==> flow/design.v <==
`timescale 1ns / 1ps
module cordic_sin(
    I_rst_n,         
    I_clk,           
    I_phase,         
    O_cos,           
    O_sin           
    );
    input wire I_rst_n;
    input wire I_clk;
    input wire [14 - 1: 0] I_phase;
    output reg [14 - 1: 0] O_cos ;
    output reg [14 - 1: 0] O_sin ;
    wire [14 - 1: 0] S_cos_0 = 14'd4477;
    wire [14 - 1: 0] S_sin_0 = 0;
    reg [14 - 1: 0] R_cos_1 ;
    reg [14 - 1: 0] R_sin_1 ;
    reg [14 - 1: 0] R_phs_1 ;
    reg [14 - 1: 0] R_cos_2 ;
    reg [14 - 1: 0] R_sin_2 ;
    reg [14 - 1: 0] R_phs_2 ;
    reg [14 - 1: 0] R_cos_3 ;
    reg [14 - 1: 0] R_sin_3 ;
    reg [14 - 1: 0] R_phs_3 ;
    reg [14 - 1: 0] R_cos_4 ;
    reg [14 - 1: 0] R_sin_4 ;
    reg [14 - 1: 0] R_phs_4 ;
    reg [14 - 1: 0] R_cos_5 ;
    reg [14 - 1: 0] R_sin_5 ;
    reg [14 - 1: 0] R_phs_5 ;
    reg [14 - 1: 0] R_cos_6 ;
    reg [14 - 1: 0] R_sin_6 ;
    reg [14 - 1: 0] R_phs_6 ;
    reg [14 - 1: 0] R_cos_7 ;
    reg [14 - 1: 0] R_sin_7 ;
    reg [14 - 1: 0] R_phs_7 ;
    reg [14 - 1: 0] R_cos_8 ;
    reg [14 - 1: 0] R_sin_8 ;
    reg [14 - 1: 0] R_phs_8 ;
    reg [14 - 1: 0] R_cos_9 ;
    reg [14 - 1: 0] R_sin_9 ;
    reg [14 - 1: 0] R_phs_9 ;
    reg [14 - 1: 0] R_cos_10 ;
    reg [14 - 1: 0] R_sin_10 ;
    reg [14 - 1: 0] R_phs_10 ;
    reg [14 - 1: 0] R_cos_11 ;
    reg [14 - 1: 0] R_sin_11 ;
    reg [14 - 1: 0] R_phs_11 ;
    reg [14 - 1: 0] R_cos_12 ;
    reg [14 - 1: 0] R_sin_12 ;
    reg [14 - 1: 0] R_phs_12 ;
    always@(posedge I_clk)
    begin
        if (I_rst_n == 1'b0) begin
            R_cos_1 <= 0;
            R_sin_1 <= 0;
            R_phs_1 <= 0;  
        end
        else begin
            if (I_phase[14 - 1] == 1'b0) begin
                R_cos_1 <= S_cos_0;
                R_sin_1 <= S_sin_0 + S_cos_0;
                R_phs_1 <= I_phase - 14'd1024;
            end
            else begin
                R_cos_1 <= S_cos_0;          
                R_sin_1 <= S_sin_0 - S_cos_0;          
                R_phs_1 <= I_phase + 14'd1024;
            end
        end
    end
    always@(posedge I_clk)                           
    begin                                            
        if (I_rst_n == 1'b0) begin                   
            R_cos_2 <= 0;                            
            R_sin_2 <= 0;                            
            R_phs_2 <= 0;                            
        end                                          
        else begin                                   
            if (R_phs_1[14 - 1] == 1'b0) begin
                R_cos_2 <= R_cos_1 - {R_sin_1[14-1],R_sin_1[14 - 1:1]};                
                R_sin_2 <= R_sin_1 + {R_cos_1[14-1],R_cos_1[14 - 1:1]};                   
                R_phs_2 <= R_phs_1 - 14'd605;        
            end                                      
            else begin                               
                R_cos_2 <= R_cos_1 + {R_sin_1[14-1],R_sin_1[14 - 1:1]};             
                R_sin_2 <= R_sin_1 - {R_cos_1[14-1],R_cos_1[14 - 1:1]};                   
                R_phs_2 <= R_phs_1 + 14'd605;        
            end                                      
        end                                          
    end
    always@(posedge I_clk)                                                           
    begin                                                                            
        if (I_rst_n == 1'b0) begin                                                   
            R_cos_3 <= 0;                                                            
            R_sin_3 <= 0;                                                            
            R_phs_3 <= 0;                                                            
        end                                                                          
        else begin                                                                   
            if (R_phs_2[14 - 1] == 1'b0) begin                                
                R_cos_3 <= R_cos_2 - {R_sin_2[14-1],R_sin_2[14-1],R_sin_2[14 - 1:2]};
                R_sin_3 <= R_sin_2 + {R_cos_2[14-1],R_cos_2[14-1],R_cos_2[14 - 1:2]};
                R_phs_3 <= R_phs_2 - 14'd319;                                        
            end                                                                      
            else begin                                                               
                R_cos_3 <= R_cos_2 + {R_sin_2[14-1],R_sin_2[14-1],R_sin_2[14 - 1:2]};
                R_sin_3 <= R_sin_2 - {R_cos_2[14-1],R_cos_2[14-1],R_cos_2[14 - 1:2]};
                R_phs_3 <= R_phs_2 + 14'd319;                                        
            end                                                                      
        end                                                                          
    end
    always@(posedge I_clk)                                                                                
    begin                                                                                                 
        if (I_rst_n == 1'b0) begin                                                                        
            R_cos_4 <= 0;                                                                                 
            R_sin_4 <= 0;                                                                                 
            R_phs_4 <= 0;                                                                                 
        end                                                                                               
        else begin                                                                                        
            if (R_phs_3[14 - 1] == 1'b0) begin                                                     
                R_cos_4 <= R_cos_3 - {R_sin_3[14-1],R_sin_3[14-1],R_sin_3[14-1],R_sin_3[14 - 1:3]};
                R_sin_4 <= R_sin_3 + {R_cos_3[14-1],R_cos_3[14-1],R_cos_3[14-1],R_cos_3[14 - 1:3]};
                R_phs_4 <= R_phs_3 - 14'd162;                                                             
            end                                                                                           
            else begin                                                                                    
                R_cos_4 <= R_cos_3 + {R_sin_3[14-1],R_sin_3[14-1],R_sin_3[14-1],R_sin_3[14 - 1:3]};
                R_sin_4 <= R_sin_3 - {R_cos_3[14-1],R_cos_3[14-1],R_cos_3[14-1],R_cos_3[14 - 1:3]};
                R_phs_4 <= R_phs_3 + 14'd162;                                                             
            end                                                                                           
        end                                                                                               
    end
    always@(posedge I_clk)                                                                                                     
    begin                                                                                                                      
        if (I_rst_n == 1'b0) begin                                                                                             
            R_cos_5 <= 0;                                                                                                      
            R_sin_5 <= 0;                                                                                                      
            R_phs_5 <= 0;                                                                                                      
        end                                                                                                                    
        else begin                                                                                                             
            if (R_phs_4[14 - 1] == 1'b0) begin                                                                          
                R_cos_5 <= R_cos_4 - {R_sin_4[14-1],R_sin_4[14-1],R_sin_4[14-1],R_sin_4[14-1],R_sin_4[14 - 1:4]};
                R_sin_5 <= R_sin_4 + {R_cos_4[14-1],R_cos_4[14-1],R_cos_4[14-1],R_cos_4[14-1],R_cos_4[14 - 1:4]};
                R_phs_5 <= R_phs_4 - 14'd81;                                                                                  
            end                                                                                                                
            else begin                                                                                                         
                R_cos_5 <= R_cos_4 + {R_sin_4[14-1],R_sin_4[14-1],R_sin_4[14-1],R_sin_4[14-1],R_sin_4[14 - 1:4]};
                R_sin_5 <= R_sin_4 - {R_cos_4[14-1],R_cos_4[14-1],R_cos_4[14-1],R_cos_4[14-1],R_cos_4[14 - 1:4]};
                R_phs_5 <= R_phs_4 + 14'd81;                                                                                  
            end                                                                                                                
        end                                                                                                                    
    end
    always@(posedge I_clk)                                                                                                                          
    begin                                                                                                                                           
        if (I_rst_n == 1'b0) begin                                                                                                                  
            R_cos_6 <= 0;                                                                                                                           
            R_sin_6 <= 0;                                                                                                                           
            R_phs_6 <= 0;                                                                                                                           
        end                                                                                                                                         
        else begin                                                                                                                                  
            if (R_phs_5[14 - 1] == 1'b0) begin                                                                                               
                R_cos_6 <= R_cos_5 - {R_sin_5[14-1],R_sin_5[14-1],R_sin_5[14-1],R_sin_5[14-1],R_sin_5[14-1],R_sin_5[14 - 1:5]};
                R_sin_6 <= R_sin_5 + {R_cos_5[14-1],R_cos_5[14-1],R_cos_5[14-1],R_cos_5[14-1],R_cos_5[14-1],R_cos_5[14 - 1:5]};
                R_phs_6 <= R_phs_5 - 14'd41;                                                                                                       
            end                                                                                                                                     
            else begin                                                                                                                              
                R_cos_6 <= R_cos_5 + {R_sin_5[14-1],R_sin_5[14-1],R_sin_5[14-1],R_sin_5[14-1],R_sin_5[14-1],R_sin_5[14 - 1:5]};
                R_sin_6 <= R_sin_5 - {R_cos_5[14-1],R_cos_5[14-1],R_cos_5[14-1],R_cos_5[14-1],R_cos_5[14-1],R_cos_5[14 - 1:5]};
                R_phs_6 <= R_phs_5 + 14'd41;                                                                                                       
            end                                                                                                                                     
        end                                                                                                                                         
    end
    always@(posedge I_clk)                                                                                                                                                
    begin                                                                                                                                                                 
        if (I_rst_n == 1'b0) begin                                                                                                                                        
            R_cos_7 <= 0;                                                                                                                                                 
            R_sin_7 <= 0;                                                                                                                                                 
            R_phs_7 <= 0;                                                                                                                                                 
        end                                                                                                                                                               
        else begin                                                                                                                                                        
            if (R_phs_6[14 - 1] == 1'b0) begin                                                                                                                     
                R_cos_7 <= R_cos_6 - {R_sin_6[14-1],R_sin_6[14-1],R_sin_6[14-1],R_sin_6[14-1],R_sin_6[14-1],R_sin_6[14-1],R_sin_6[14 - 1:6]}; 
                R_sin_7 <= R_sin_6 + {R_cos_6[14-1],R_cos_6[14-1],R_cos_6[14-1],R_cos_6[14-1],R_cos_6[14-1],R_cos_6[14-1],R_cos_6[14 - 1:6]}; 
                R_phs_7 <= R_phs_6 - 14'd20;                                                                                                                             
            end                                                                                                                                                           
            else begin                                                                                                                                                    
                R_cos_7 <= R_cos_6 + {R_sin_6[14-1],R_sin_6[14-1],R_sin_6[14-1],R_sin_6[14-1],R_sin_6[14-1],R_sin_6[14-1],R_sin_6[14 - 1:6]}; 
                R_sin_7 <= R_sin_6 - {R_cos_6[14-1],R_cos_6[14-1],R_cos_6[14-1],R_cos_6[14-1],R_cos_6[14-1],R_cos_6[14-1],R_cos_6[14 - 1:6]}; 
                R_phs_7 <= R_phs_6 + 14'd20;                                                                                                                             
            end                                                                                                                                                           
        end                                                                                                                                                               
    end                                                                                                                                                                   
    always@(posedge I_clk)                                                                                                                                                                    
    begin                                                                                                                                                                                     
        if (I_rst_n == 1'b0) begin                                                                                                                                                            
            R_cos_8 <= 0;                                                                                                                                                                     
            R_sin_8 <= 0;                                                                                                                                                                     
            R_phs_8 <= 0;                                                                                                                                                                     
        end                                                                                                                                                                                   
        else begin                                                                                                                                                                            
            if (R_phs_7[14 - 1] == 1'b0) begin                                                                                                                                         
                R_cos_8 <= R_cos_7 - {R_sin_7[14-1],R_sin_7[14-1],R_sin_7[14-1],R_sin_7[14-1],R_sin_7[14-1],R_sin_7[14-1],R_sin_7[14-1],R_sin_7[14 - 1:7]};
                R_sin_8 <= R_sin_7 + {R_cos_7[14-1],R_cos_7[14-1],R_cos_7[14-1],R_cos_7[14-1],R_cos_7[14-1],R_cos_7[14-1],R_cos_7[14-1],R_cos_7[14 - 1:7]};
                R_phs_8 <= R_phs_7 - 14'd10;                                                                                                                                                 
            end                                                                                                                                                                               
            else begin                                                                                                                                                                        
                R_cos_8 <= R_cos_7 + {R_sin_7[14-1],R_sin_7[14-1],R_sin_7[14-1],R_sin_7[14-1],R_sin_7[14-1],R_sin_7[14-1],R_sin_7[14-1],R_sin_7[14 - 1:7]};
                R_sin_8 <= R_sin_7 - {R_cos_7[14-1],R_cos_7[14-1],R_cos_7[14-1],R_cos_7[14-1],R_cos_7[14-1],R_cos_7[14-1],R_cos_7[14-1],R_cos_7[14 - 1:7]};
                R_phs_8 <= R_phs_7 + 14'd10;                                                                                                                                                 
            end                                                                                                                                                                               
        end                                                                                                                                                                                   
    end 
    always@(posedge I_clk)                                                                                                                                                                                                     
    begin                                                                                                                                                                                                                      
        if (I_rst_n == 1'b0) begin                                                                                                                                                                                             
            R_cos_9 <= 0;                                                                                                                                                                                                      
            R_sin_9 <= 0;                                                                                                                                                                                                      
            R_phs_9 <= 0;                                                                                                                                                                                                      
        end                                                                                                                                                                                                                    
        else begin                                                                                                                                                                                                             
            if (R_phs_8[14 - 1] == 1'b0) begin                                                                                                                                                                          
                R_cos_9 <= R_cos_8 - {R_sin_8[14-1],R_sin_8[14-1],R_sin_8[14-1],R_sin_8[14-1],R_sin_8[14-1],R_sin_8[14-1],R_sin_8[14-1],R_sin_8[14-1],R_sin_8[14 - 1:8]};            
                R_sin_9 <= R_sin_8 + {R_cos_8[14-1],R_cos_8[14-1],R_cos_8[14-1],R_cos_8[14-1],R_cos_8[14-1],R_cos_8[14-1],R_cos_8[14-1],R_cos_8[14-1],R_cos_8[14 - 1:8]};            
                R_phs_9 <= R_phs_8 - 14'd5;                                                                                                                                                                                  
            end                                                                                                                                                                                                                
            else begin                                                                                                                                                                                                         
                R_cos_9 <= R_cos_8 + {R_sin_8[14-1],R_sin_8[14-1],R_sin_8[14-1],R_sin_8[14-1],R_sin_8[14-1],R_sin_8[14-1],R_sin_8[14-1],R_sin_8[14-1],R_sin_8[14 - 1:8]};             
                R_sin_9 <= R_sin_8 - {R_cos_8[14-1],R_cos_8[14-1],R_cos_8[14-1],R_cos_8[14-1],R_cos_8[14-1],R_cos_8[14-1],R_cos_8[14-1],R_cos_8[14-1],R_cos_8[14 - 1:8]};             
                R_phs_9 <= R_phs_8 + 14'd5;                                                                                                                                                                                  
            end                                                                                                                                                                                                                
        end                                                                                                                                                                                                                    
    end
    always@(posedge I_clk)                                                                                                                                                                                                                       
    begin                                                                                                                                                                                                                                        
        if (I_rst_n == 1'b0) begin                                                                                                                                                                                                               
            R_cos_10 <= 0;                                                                                                                                                                                                                        
            R_sin_10 <= 0;                                                                                                                                                                                                                        
            R_phs_10 <= 0;                                                                                                                                                                                                                        
        end                                                                                                                                                                                                                                      
        else begin                                                                                                                                                                                                                               
            if (R_phs_9[14 - 1] == 1'b0) begin                                                                                                                                                                                            
                R_cos_10 <= R_cos_9 - {R_sin_9[14-1],R_sin_9[14-1],R_sin_9[14-1],R_sin_9[14-1],R_sin_9[14-1],R_sin_9[14-1],R_sin_9[14-1],R_sin_9[14-1],R_sin_9[14-1],R_sin_9[14 - 1:9]};         
                R_sin_10 <= R_sin_9 + {R_cos_9[14-1],R_cos_9[14-1],R_cos_9[14-1],R_cos_9[14-1],R_cos_9[14-1],R_cos_9[14-1],R_cos_9[14-1],R_cos_9[14-1],R_cos_9[14-1],R_cos_9[14 - 1:9]};         
                R_phs_10 <= R_phs_9 - 14'd3;                                                                                                                                                                                                    
            end                                                                                                                                                                                                                                  
            else begin                                                                                                                                                                                                                           
                R_cos_10 <= R_cos_9 + {R_sin_9[14-1],R_sin_9[14-1],R_sin_9[14-1],R_sin_9[14-1],R_sin_9[14-1],R_sin_9[14-1],R_sin_9[14-1],R_sin_9[14-1],R_sin_9[14-1],R_sin_9[14 - 1:9]};          
                R_sin_10 <= R_sin_9 - {R_cos_9[14-1],R_cos_9[14-1],R_cos_9[14-1],R_cos_9[14-1],R_cos_9[14-1],R_cos_9[14-1],R_cos_9[14-1],R_cos_9[14-1],R_cos_9[14-1],R_cos_9[14 - 1:9]};          
                R_phs_10 <= R_phs_9 + 14'd3;                                                                                                                                                                                                    
            end                                                                                                                                                                                                                                  
        end                                                                                                                                                                                                                                      
    end                                                                                                                                                                                                                                                        
    always@(posedge I_clk)                                                                                                                                                                                                                                     
    begin                                                                                                                                                                                                                                                      
        if (I_rst_n == 1'b0) begin                                                                                                                                                                                                                             
            R_cos_11 <= 0;                                                                                                                                                                                                                                     
            R_sin_11 <= 0;                                                                                                                                                                                                                                     
            R_phs_11 <= 0;                                                                                                                                                                                                                                     
        end                                                                                                                                                                                                                                                    
        else begin                                                                                                                                                                                                                                             
            if (R_phs_10[14 - 1] == 1'b0) begin                                                                                                                                                                                                          
                R_cos_11 <= R_cos_10 - {R_sin_10[14-1],R_sin_10[14-1],R_sin_10[14-1],R_sin_10[14-1],R_sin_10[14-1],R_sin_10[14-1],R_sin_10[14-1],R_sin_10[14-1],R_sin_10[14-1],R_sin_10[14-1],R_sin_10[14 - 1:10]}; 
                R_sin_11 <= R_sin_10 + {R_cos_10[14-1],R_cos_10[14-1],R_cos_10[14-1],R_cos_10[14-1],R_cos_10[14-1],R_cos_10[14-1],R_cos_10[14-1],R_cos_10[14-1],R_cos_10[14-1],R_cos_10[14-1],R_cos_10[14 - 1:10]}; 
                R_phs_11 <= R_phs_10 - 14'd1;                                                                                                                                                                                                                
            end                                                                                                                                                                                                                                                
            else begin                                                                                                                                                                                                                                         
                R_cos_11 <= R_cos_10 + {R_sin_10[14-1],R_sin_10[14-1],R_sin_10[14-1],R_sin_10[14-1],R_sin_10[14-1],R_sin_10[14-1],R_sin_10[14-1],R_sin_10[14-1],R_sin_10[14-1],R_sin_10[14-1],R_sin_10[14 - 1:10]};
                R_sin_11 <= R_sin_10 - {R_cos_10[14-1],R_cos_10[14-1],R_cos_10[14-1],R_cos_10[14-1],R_cos_10[14-1],R_cos_10[14-1],R_cos_10[14-1],R_cos_10[14-1],R_cos_10[14-1],R_cos_10[14-1],R_cos_10[14 - 1:10]};
                R_phs_11 <= R_phs_10 + 14'd1;                                                                                                                                                                                                                
            end                                                                                                                                                                                                                                                
        end                                                                                                                                                                                                                                                    
    end                                                                                                                                                                                                                                                                                                                                                          
    always@(posedge I_clk)                                                                                                                                                                                                                                     
    begin                                                                                                                                                                                                                                                      
        if (I_rst_n == 1'b0) begin                                                                                                                                                                                                                             
            R_cos_12 <= 0;                                                                                                                                                                                                                                     
            R_sin_12 <= 0;                                                                                                                                                                                                                                     
            R_phs_12 <= 0;                                                                                                                                                                                                                                     
        end                                                                                                                                                                                                                                                    
        else begin                                                                                                                                                                                                                                             
            if (R_phs_11[14 - 1] == 1'b0) begin                                                                                                                                                                                                          
                R_cos_12 <= R_cos_11 - {R_sin_11[14-1],R_sin_11[14-1],R_sin_11[14-1],R_sin_11[14-1],R_sin_11[14-1],R_sin_11[14-1],R_sin_11[14-1],R_sin_11[14-1],R_sin_11[14-1],R_sin_11[14-1],R_sin_11[14-1],R_sin_11[14 - 1:11]}; 
                R_sin_12 <= R_sin_11 + {R_cos_11[14-1],R_cos_11[14-1],R_cos_11[14-1],R_cos_11[14-1],R_cos_11[14-1],R_cos_11[14-1],R_cos_11[14-1],R_cos_11[14-1],R_cos_11[14-1],R_cos_11[14-1],R_cos_11[14-1],R_cos_11[14 - 1:11]}; 
                R_phs_12 <= R_phs_11 - 14'd1;                                                                                                                                                                                                                
            end                                                                                                                                                                                                                                                
            else begin                                                                                                                                                                                                                                         
                R_cos_12 <= R_cos_11 + {R_sin_11[14-1],R_sin_11[14-1],R_sin_11[14-1],R_sin_11[14-1],R_sin_11[14-1],R_sin_11[14-1],R_sin_11[14-1],R_sin_11[14-1],R_sin_11[14-1],R_sin_11[14-1],R_sin_11[14-1],R_sin_11[14 - 1:11]};
                R_sin_12 <= R_sin_11 - {R_cos_11[14-1],R_cos_11[14-1],R_cos_11[14-1],R_cos_11[14-1],R_cos_11[14-1],R_cos_11[14-1],R_cos_11[14-1],R_cos_11[14-1],R_cos_11[14-1],R_cos_11[14-1],R_cos_11[14-1],R_cos_11[14 - 1:11]};
                R_phs_12 <= R_phs_11 + 14'd1;                                                                                                                                                                                                                
            end                                                                                                                                                                                                                                                
        end                                                                                                                                                                                                                                                    
    end
    always@(posedge I_clk)                                                                                                                                                                                                                                     
    begin                                                                                                                                                                                                                                                      
        if (I_rst_n == 1'b0) begin                                                                                                                                                                                                                             
            O_cos <= 0;                                                                                                                                                                                                                                     
            O_sin <= 0;                                                                                                                                                                                                                                                                                                                                                                                                                                                                         
        end                                                                                                                                                                                                                                                    
        else begin                                                                                                                                                                                                                                             
            if (R_phs_12[14 - 1] == 1'b0) begin                                                                                                                                                                                                          
                O_cos <= R_cos_12 - {R_sin_12[14-1],R_sin_12[14-1],R_sin_12[14-1],R_sin_12[14-1],R_sin_12[14-1],R_sin_12[14-1],R_sin_12[14-1],R_sin_12[14-1],R_sin_12[14-1],R_sin_12[14-1],R_sin_12[14-1],R_sin_12[14-1],R_sin_12[14 - 1:12]}; 
                O_sin <= R_sin_12 + {R_cos_12[14-1],R_cos_12[14-1],R_cos_12[14-1],R_cos_12[14-1],R_cos_12[14-1],R_cos_12[14-1],R_cos_12[14-1],R_cos_12[14-1],R_cos_12[14-1],R_cos_12[14-1],R_cos_12[14-1],R_cos_12[14-1],R_cos_12[14 - 1:12]};                                                                                                                                                                                                             
            end                                                                                                                                                                                                                                                
            else begin                                                                                                                                                                                                                                         
                O_cos <= R_cos_12 + {R_sin_12[14-1],R_sin_12[14-1],R_sin_12[14-1],R_sin_12[14-1],R_sin_12[14-1],R_sin_12[14-1],R_sin_12[14-1],R_sin_12[14-1],R_sin_12[14-1],R_sin_12[14-1],R_sin_12[14-1],R_sin_12[14-1],R_sin_12[14 - 1:12]};
                O_sin <= R_sin_12 - {R_cos_12[14-1],R_cos_12[14-1],R_cos_12[14-1],R_cos_12[14-1],R_cos_12[14-1],R_cos_12[14-1],R_cos_12[14-1],R_cos_12[14-1],R_cos_12[14-1],R_cos_12[14-1],R_cos_12[14-1],R_cos_12[14-1],R_cos_12[14 - 1:12]};                                                                                                                                                                                                          
            end                                                                                                                                                                                                                                                
        end                                                                                                                                                                                                                                                    
    end
endmodule
`timescale 1ns / 1ps
module cordic_native(
    I_rst_n,                 
    I_clk,                   
    I_init_phase,            
    I_change_phase,           
    I_inc_phase,             
    O_cos,                   
    O_sin                    
    );
    input wire I_rst_n;
    input wire I_clk;
    input wire [14 - 1: 0] I_init_phase;
    input wire I_change_phase;
    input wire [14 - 1: 0] I_inc_phase;
    output reg [14 - 1: 0] O_cos;
    output reg [14 - 1: 0] O_sin;
    reg [14 - 1: 0] R_current_phase ;
    wire [14 - 1: 0] S_cos;
    wire [14 - 1: 0] S_sin;
    parameter DIR_FWD = 1'b0;
    parameter DIR_BAK = 1'b1;
    reg R_phase_dir ;
    reg R_cos_dir ;
    parameter MAX_PHASE = 14'd2047;
    parameter MIN_PHASE = -14'd2048;
    wire S_reach_top;  
    assign S_reach_top = (R_current_phase[14 - 1]==0)&&(R_current_phase + I_inc_phase > MAX_PHASE);
    wire S_reach_bottom;  
    assign S_reach_bottom = (R_current_phase[14 - 1]==1)&&(R_current_phase - I_inc_phase < MIN_PHASE);
    always@(posedge I_clk)
    begin
        if (I_rst_n == 0) R_phase_dir <= DIR_FWD;
        else begin
            if (R_phase_dir == DIR_FWD)
                if (S_reach_top) R_phase_dir <= DIR_BAK;
                else R_phase_dir <= DIR_FWD;
            else  
            begin
                if (S_reach_bottom) R_phase_dir <= DIR_FWD;
                else R_phase_dir <= DIR_BAK;
            end
        end
    end
    always @(posedge I_clk)
    begin
        if (I_rst_n == 0) R_current_phase <= I_init_phase;
        else if (I_change_phase == 1'b1) R_current_phase <= I_init_phase;
        else 
            case(R_phase_dir)
            DIR_FWD: if (S_reach_top) R_current_phase <= MAX_PHASE - (R_current_phase + I_inc_phase - MAX_PHASE);
                     else R_current_phase <= R_current_phase + I_inc_phase;
            DIR_BAK: if (S_reach_bottom) R_current_phase <= MIN_PHASE + (R_current_phase - I_inc_phase - MIN_PHASE);
                     else R_current_phase <= R_current_phase - I_inc_phase;
            endcase
    end 
    cordic_sin cordic_sin_inst(
       .I_rst_n(I_rst_n),         
       .I_clk(I_clk),           
       .I_phase(R_current_phase),         
       .O_cos(S_cos),           
       .O_sin(S_sin)           
       );
   reg [13-1:0] R_dir_delay ;
   always @(posedge I_clk)
   begin
       R_dir_delay[0] <= R_phase_dir;
       R_dir_delay[1] <= R_dir_delay[0];
       R_dir_delay[2] <= R_dir_delay[1];
       R_dir_delay[3] <= R_dir_delay[2];
       R_dir_delay[4] <= R_dir_delay[3];
       R_dir_delay[5] <= R_dir_delay[4];
       R_dir_delay[6] <= R_dir_delay[5];
       R_dir_delay[7] <= R_dir_delay[6];
       R_dir_delay[8] <= R_dir_delay[7];
       R_dir_delay[9] <= R_dir_delay[8];
       R_dir_delay[10] <= R_dir_delay[9];
       R_dir_delay[11] <= R_dir_delay[10];
       R_dir_delay[12] <= R_dir_delay[11];
       R_cos_dir <= R_dir_delay[12];
   end
   always @(posedge I_clk)
   begin
       O_sin <= S_sin;
       if (R_cos_dir == DIR_FWD) O_cos <= S_cos;
       else O_cos <= -S_cos;
   end
endmodule
Reports on cordic_native:

What the tools print for cordic_native, step after step.
Lines are those of the file above, counted from 1.
Not given: -

* top module: cordic_native
* clock input: I_clk
* cell library: sky130hd
* corner: tt_025C_1v80

Word level:

Source: Yosys, flattened and elaborated, memories not mapped. Widths are those after wreduce; folded enables and synchronous resets count as part of the registers. Registers that Yosys merges into a memory's read port (data or address) are not register bits. Print and check cells do not count. Equal cells are merged and count once.

* add/subtract/negate cells: 79
* order comparisons: 2
* mux-type cells: 47
* bitwise logic cells: 2
* reduce/logical cells: 2

Operators with widths (number)
* 2-to-1 mux 14 bit: 42
* adder 14 bit: 25
* subtractor 14 bit: 25
* adder 14 x 1 -> 14 bit (second input constant): 2
* subtractor 14 x 1 -> 14 bit (second input constant): 2
* subtractor 14 x 11 -> 14 bit (second input constant): 2
* parallel mux 14 bit (select 2 bit): 1
* subtractor 11 x 14 -> 14 bit (first input constant): 1
* adder 14 x 10 -> 14 bit (second input constant): 1
* subtractor 14 x 10 -> 14 bit (second input constant): 1
* adder 14 x 11 -> 14 bit (second input constant): 1
* greater-than comparator 14 x 11 -> 1 bit (second input constant): 1
* adder 14 bit (first input constant): 1
* subtractor 14 bit (second input constant): 1
* less-than comparator 14 bit (second input constant): 1
* adder 14 x 2 -> 14 bit (second input constant): 1
* subtractor 14 x 2 -> 14 bit (second input constant): 1
* adder 14 x 3 -> 14 bit (second input constant): 1
* subtractor 14 x 3 -> 14 bit (second input constant): 1
* adder 14 x 4 -> 14 bit (second input constant): 1
* subtractor 14 x 4 -> 14 bit (second input constant): 1
* adder 14 x 5 -> 14 bit (second input constant): 1
* subtractor 14 x 5 -> 14 bit (second input constant): 1
* adder 14 x 6 -> 14 bit (second input constant): 1
* subtractor 14 x 6 -> 14 bit (second input constant): 1
* adder 14 x 7 -> 14 bit (second input constant): 1
* subtractor 14 x 7 -> 14 bit (second input constant): 1
* adder 14 x 8 -> 14 bit (second input constant): 1

Not listed: further kinds 8, cells in them 12.

* register bits after elaboration: 589
* bits of input ports: 31
* output and inout bits: 28
* word-level cells: 176

Logic depth:

Longest topological path by Yosys (ltp), each cell counted once; first at word level (registers and memories cut), then after technology mapping (sequential cells cut; the memories' decode and read muxes count).

* word-level depth: 7
* ABC_AREA: 0
* depth in mapped cells: 16
* depth with buffers taken out: 16

Netlist:

Yosys stat after the flow's synthesis: flattened, memories mapped to cells. It holds for the ABC_AREA given above (unset counts as 0); a run with the other value may have another netlist.

Cell types
* sky130_fd_sc_hd__dfxtp_1: number 551, total area 1.1E+04 um^2
* sky130_fd_sc_hd__ha_1: number 498, total area 6.23E+03 um^2
* sky130_fd_sc_hd__xnor2_1: number 301, total area 2.64E+03 um^2
* sky130_fd_sc_hd__nor2_1: number 592, total area 2.22E+03 um^2
* sky130_fd_sc_hd__a21oi_1: number 350, total area 1751.68 um^2
* sky130_fd_sc_hd__xor2_1: number 161, total area 1.41E+03 um^2
* sky130_fd_sc_hd__inv_1: number 275, total area 1032.24 um^2
* sky130_fd_sc_hd__o21ai_0: number 203, total area 1.02E+03 um^2
* sky130_fd_sc_hd__o21bai_1: number 123, total area 923.386 um^2
* sky130_fd_sc_hd__nor3_1: number 173, total area 865.83 um^2
* sky130_fd_sc_hd__fa_1: number 39, total area 780.749 um^2
* sky130_fd_sc_hd__a21o_1: number 75, total area 563.04 um^2
* sky130_fd_sc_hd__nand2_1: number 119, total area 446.678 um^2
* sky130_fd_sc_hd__and2_1: number 71, total area 444.176 um^2
* sky130_fd_sc_hd__a211oi_1: number 52, total area 390.374 um^2
* sky130_fd_sc_hd__nand3_1: number 73, total area 365.35 um^2
* sky130_fd_sc_hd__mux2i_1: number 35, total area 350.336 um^2
* sky130_fd_sc_hd__clkbuf_1: number 86, total area 322.81 um^2

Not listed: further types 55, cells in them 447.

* cells in the netlist: 4224
* chip area (Yosys): 36094.6 um^2
* area of sequential cells: 11030.6 um^2
* mapped flip-flops: 551
* buffers: 104

The figures by module come from a second, unflattened synthesis with its own total; it is not the netlist above.

* cells (unflattened synthesis): 4545
* area total of the unflattened synthesis: 38619.5 um^2

Each row is one instance without its submodules.

Modules
* cordic_sin: times used 1, cells 4130, area 34989.8 um^2, sequential area 9889.5 um^2
* cordic_native: times used 1, cells 415, area 3629.7 um^2, sequential area 1141.1 um^2

Timing after synthesis:

OpenSTA on the mapped netlist: ideal clock, no wires. The path of least setup slack (recovery checks aside). Input and output delay are each 20% of the period. Register names are those of the netlist, which keeps one name where synthesis merged equal registers.

* path kind: input-to-reg
* start: in I_inc_phase[0]
* end: reg R_current_phase[1]
* clock period: 5.0 ns
* input delay: 1.000 ns
* setup time: 0.069 ns
* time at the first pin: 1.000 ns
* arrival time: 3.458 ns
* required time: 4.931 ns
* setup slack: 1.473 ns
* delay of the path: 2.527 ns
* stages on the path: 12
* buffers on the path: 0
* period reached after synthesis: 3.527 ns

"delay of the path" is the arrival time less input delay plus setup time.
"stages on the path": output pins that drive a net of the path, with the launching flip-flop's if there is one; two outputs of one cell count as two.
"period reached after synthesis" is the clock period less the worst setup slack; recovery checks do not enter. This is arithmetic on one report: input and output delays are still those of the set period (20% each).
Between the ends stands the longest chain of elaborated cells between them, by number of cells; it is not shown to be the way that was timed. Of several equally long chains one is given.
A line is the first line of the expression or statement that the cell stems from. Yosys adds cells for indexed reads and writes and turns some case tables into memories.
At most two assigning lines are given for a register; there are more.

* cell sequence: sky130_fd_sc_hd__ha_1 -> sky130_fd_sc_hd__inv_1 -> sky130_fd_sc_hd__fa_1 -> sky130_fd_sc_hd__o21ba_2 -> sky130_fd_sc_hd__o211a_1 -> sky130_fd_sc_hd__o21ai_0 -> sky130_fd_sc_hd__a21oi_1 -> sky130_fd_sc_hd__or3_4 -> sky130_fd_sc_hd__a31oi_2 -> sky130_fd_sc_hd__mux2_1 -> sky130_fd_sc_hd__mux2_2 -> sky130_fd_sc_hd__o21ai_1
* length of the longest elaborated chain: 7
* elaborated cells between the ends (all ways): 15
* classes of those cells: add/sub: 6; compare: 2; mux: 5; reduce/logical: 2

Ends and longest elaborated chain, post-synthesis
* start, declared: RTL line 324 `input wire [14 - 1: 0] I_inc_phase;`
* subtractor 14 bit x2: RTL line 362 `DIR_BAK: if (S_reach_bottom) R_current_phase <= MIN_PHASE + (R_current_phase - I_inc_phase - MIN_PHASE);`
* adder 14 bit: RTL line 362
* 2-to-1 mux 14 bit: RTL line 362
* parallel mux 14 bit (select 2 bit): RTL line 359 `case(R_phase_dir)`
* 2-to-1 mux 14 bit: RTL line 357 `else if (I_change_phase == 1'b1) R_current_phase <= I_init_phase;`
* 2-to-1 mux 14 bit: RTL line 356 `if (I_rst_n == 0) R_current_phase <= I_init_phase;`
* end, assigned: RTL line 356
* end, assigned: RTL line 357
* end, declared: RTL line 327 `reg [14 - 1: 0] R_current_phase ;`

Path in the finished layout:

Path of least setup slack in the final report of run A (OpenROAD, finished layout, wires in). Where an end is a register, its clock arrival counts in the times.

* path kind: reg-to-reg
* start: reg cordic_sin_inst.R_phs_10[13]
* end: reg cordic_sin_inst.R_phs_11[13]
* clock period: 3.95 ns
* setup time: 0.05 ns
* time at the first pin: 0.63 ns
* arrival time: 4.19 ns
* required time: 4.53 ns
* setup slack: 0.34 ns
* stages on the path: 13
* buffers on the path: 1

Between the ends stands the longest chain of elaborated cells between them, by number of cells; it is not shown to be the way that was timed. Of several equally long chains one is given.
At most two assigning lines are given for a register; there are more.

* cell sequence: sky130_fd_sc_hd__dfxtp_1 -> sky130_fd_sc_hd__inv_1 -> sky130_fd_sc_hd__ha_1 -> sky130_fd_sc_hd__a21o_1 -> sky130_fd_sc_hd__a21oi_1 -> sky130_fd_sc_hd__o21bai_1 -> sky130_fd_sc_hd__a21oi_1 -> sky130_fd_sc_hd__o21bai_1 -> sky130_fd_sc_hd__a211o_1 -> sky130_fd_sc_hd__a2111oi_2 -> sky130_fd_sc_hd__nor3_1 -> sky130_fd_sc_hd__a2111oi_1 -> sky130_fd_sc_hd__buf_4
* length of the longest elaborated chain: 2
* elaborated cells between the ends (all ways): 3
* source lines of those cells: 3
* classes of those cells: add/sub: 2; mux: 1

Ends and longest elaborated chain, after layout
* start, declared: RTL line 45 `reg [14 - 1: 0] R_phs_10 ;`
* start, assigned: RTL line 243 `R_phs_10 <= R_phs_9 - 14'd3;`
* start, assigned: RTL line 248 `R_phs_10 <= R_phs_9 + 14'd3;`
* subtractor 14 x 1 -> 14 bit: RTL line 263 `R_phs_11 <= R_phs_10 - 14'd1;`
* 2-to-1 mux 14 bit: RTL line 260 `if (R_phs_10[14 - 1] == 1'b0) begin`
* end, assigned: RTL line 263
* end, assigned: RTL line 268 `R_phs_11 <= R_phs_10 + 14'd1;`
* end, declared: RTL line 48 `reg [14 - 1: 0] R_phs_11 ;`

# Flow runs of cordic_native

cordic_native through Yosys and OpenROAD on sky130hd: 3 stored runs, unordered, with their settings and measured results. The constraints put input and output delay at 20% of the set period each and load the outputs with 0.01 pF.

### Run A

==> flow/run.sh <==
#!/bin/bash
# the make line also repeats the synthesis and layout settings of config.mk as NAME=value (left out here)
make -C /OpenROAD-flow-scripts/flow DESIGN_CONFIG=/design/flow/config.mk WORK_HOME=/design/flow/orfs CLKGATE_MAP_FILE= finish
==> flow/config.mk <==
export PLATFORM = sky130hd
export DESIGN_NAME = cordic_native
export DESIGN_NICKNAME = cordic_native
export VERILOG_FILES = /design/flow/design.v
export SDC_FILE = /design/flow/constraint.sdc
export NUM_CORES = 4
export LEC_CHECK = 0
export CAP_MARGIN = 20
export CORE_MARGIN = 2
export CORE_UTILIZATION = 40
export CTS_CLUSTER_DIAMETER = 284
export MAX_ROUTING_LAYER = met4
export SLEW_MARGIN = 20
==> flow/constraint.sdc <==
create_clock -name core_clock -period 3.95 [get_ports {I_clk}]
set_input_delay 0.7900 -clock core_clock [delete_from_list [all_inputs] [get_ports {I_clk}]]
set_output_delay 0.7900 -clock core_clock [all_outputs]
set_load 0.01 [all_outputs]

Results of run A:
- Utilization of the finished layout: 45.2 %
- Yosys chip area after synthesis: 36094.6 um^2
- Post-route setup TNS: 0.000 ns
- Worst-case hold slack: 0.318 ns
- Area of the die: 92656.3 um^2
- Worst slack on setup checks: 0.335 ns

### Run B

==> flow/run.sh <==
#!/bin/bash
# the make line also repeats the synthesis and layout settings of config.mk as NAME=value (left out here)
make -C /OpenROAD-flow-scripts/flow DESIGN_CONFIG=/design/flow/config.mk WORK_HOME=/design/flow/orfs CLKGATE_MAP_FILE= finish
==> flow/config.mk <==
export PLATFORM = sky130hd
export DESIGN_NAME = cordic_native
export DESIGN_NICKNAME = cordic_native
export VERILOG_FILES = /design/flow/design.v
export SDC_FILE = /design/flow/constraint.sdc
export NUM_CORES = 4
export LEC_CHECK = 0
export CAP_MARGIN = 20
export CORE_ASPECT_RATIO = 0.91
export CORE_MARGIN = 2
export CORE_UTILIZATION = 40
export MAX_ROUTING_LAYER = met4
export SLEW_MARGIN = 20
export TNS_END_PERCENT = 50
==> flow/constraint.sdc <==
create_clock -name core_clock -period 5.0 [get_ports {I_clk}]
set_input_delay 1.0000 -clock core_clock [delete_from_list [all_inputs] [get_ports {I_clk}]]
set_output_delay 1.0000 -clock core_clock [all_outputs]
set_load 0.01 [all_outputs]

Results of run B:
- Utilization of the finished layout: 44.6 %
- Yosys chip area after synthesis: 36094.6 um^2
- Post-route setup TNS: 0.000 ns
- Worst-case hold slack: 0.326 ns
- Area of the die: 92658.0 um^2
- Worst slack on setup checks: 1.053 ns

### Run C

==> flow/run.sh <==
#!/bin/bash
# the make line also repeats the synthesis and layout settings of config.mk as NAME=value (left out here)
make -C /OpenROAD-flow-scripts/flow DESIGN_CONFIG=/design/flow/config.mk WORK_HOME=/design/flow/orfs CLKGATE_MAP_FILE= finish
==> flow/config.mk <==
export PLATFORM = sky130hd
export DESIGN_NAME = cordic_native
export DESIGN_NICKNAME = cordic_native
export VERILOG_FILES = /design/flow/design.v
export SDC_FILE = /design/flow/constraint.sdc
export NUM_CORES = 4
export LEC_CHECK = 0
export ABC_AREA = 1
export CAP_MARGIN = 15
export CELL_PAD_IN_SITES_DETAIL_PLACEMENT = 1
export CELL_PAD_IN_SITES_GLOBAL_PLACEMENT = 3
export CORE_ASPECT_RATIO = 0.91
export CORE_MARGIN = 3
export CORE_UTILIZATION = 23
export CTS_CLUSTER_DIAMETER = 255
export GPL_ROUTABILITY_DRIVEN = 0
export MAX_ROUTING_LAYER = met4
export PLACE_DENSITY = 0.79
export SLEW_MARGIN = 10
export TNS_END_PERCENT = 50
==> flow/constraint.sdc <==
create_clock -name core_clock -period 5.0 [get_ports {I_clk}]
set_input_delay 1.0000 -clock core_clock [delete_from_list [all_inputs] [get_ports {I_clk}]]
set_output_delay 1.0000 -clock core_clock [all_outputs]
set_load 0.01 [all_outputs]

Results of run C:
- Utilization of the finished layout: 26.8 %
- Yosys chip area after synthesis: 37459.7 um^2
- Post-route setup TNS: 0.000 ns
- Worst-case hold slack: 0.321 ns
- Area of the die: 167752.0 um^2
- Worst slack on setup checks: 1.296 ns
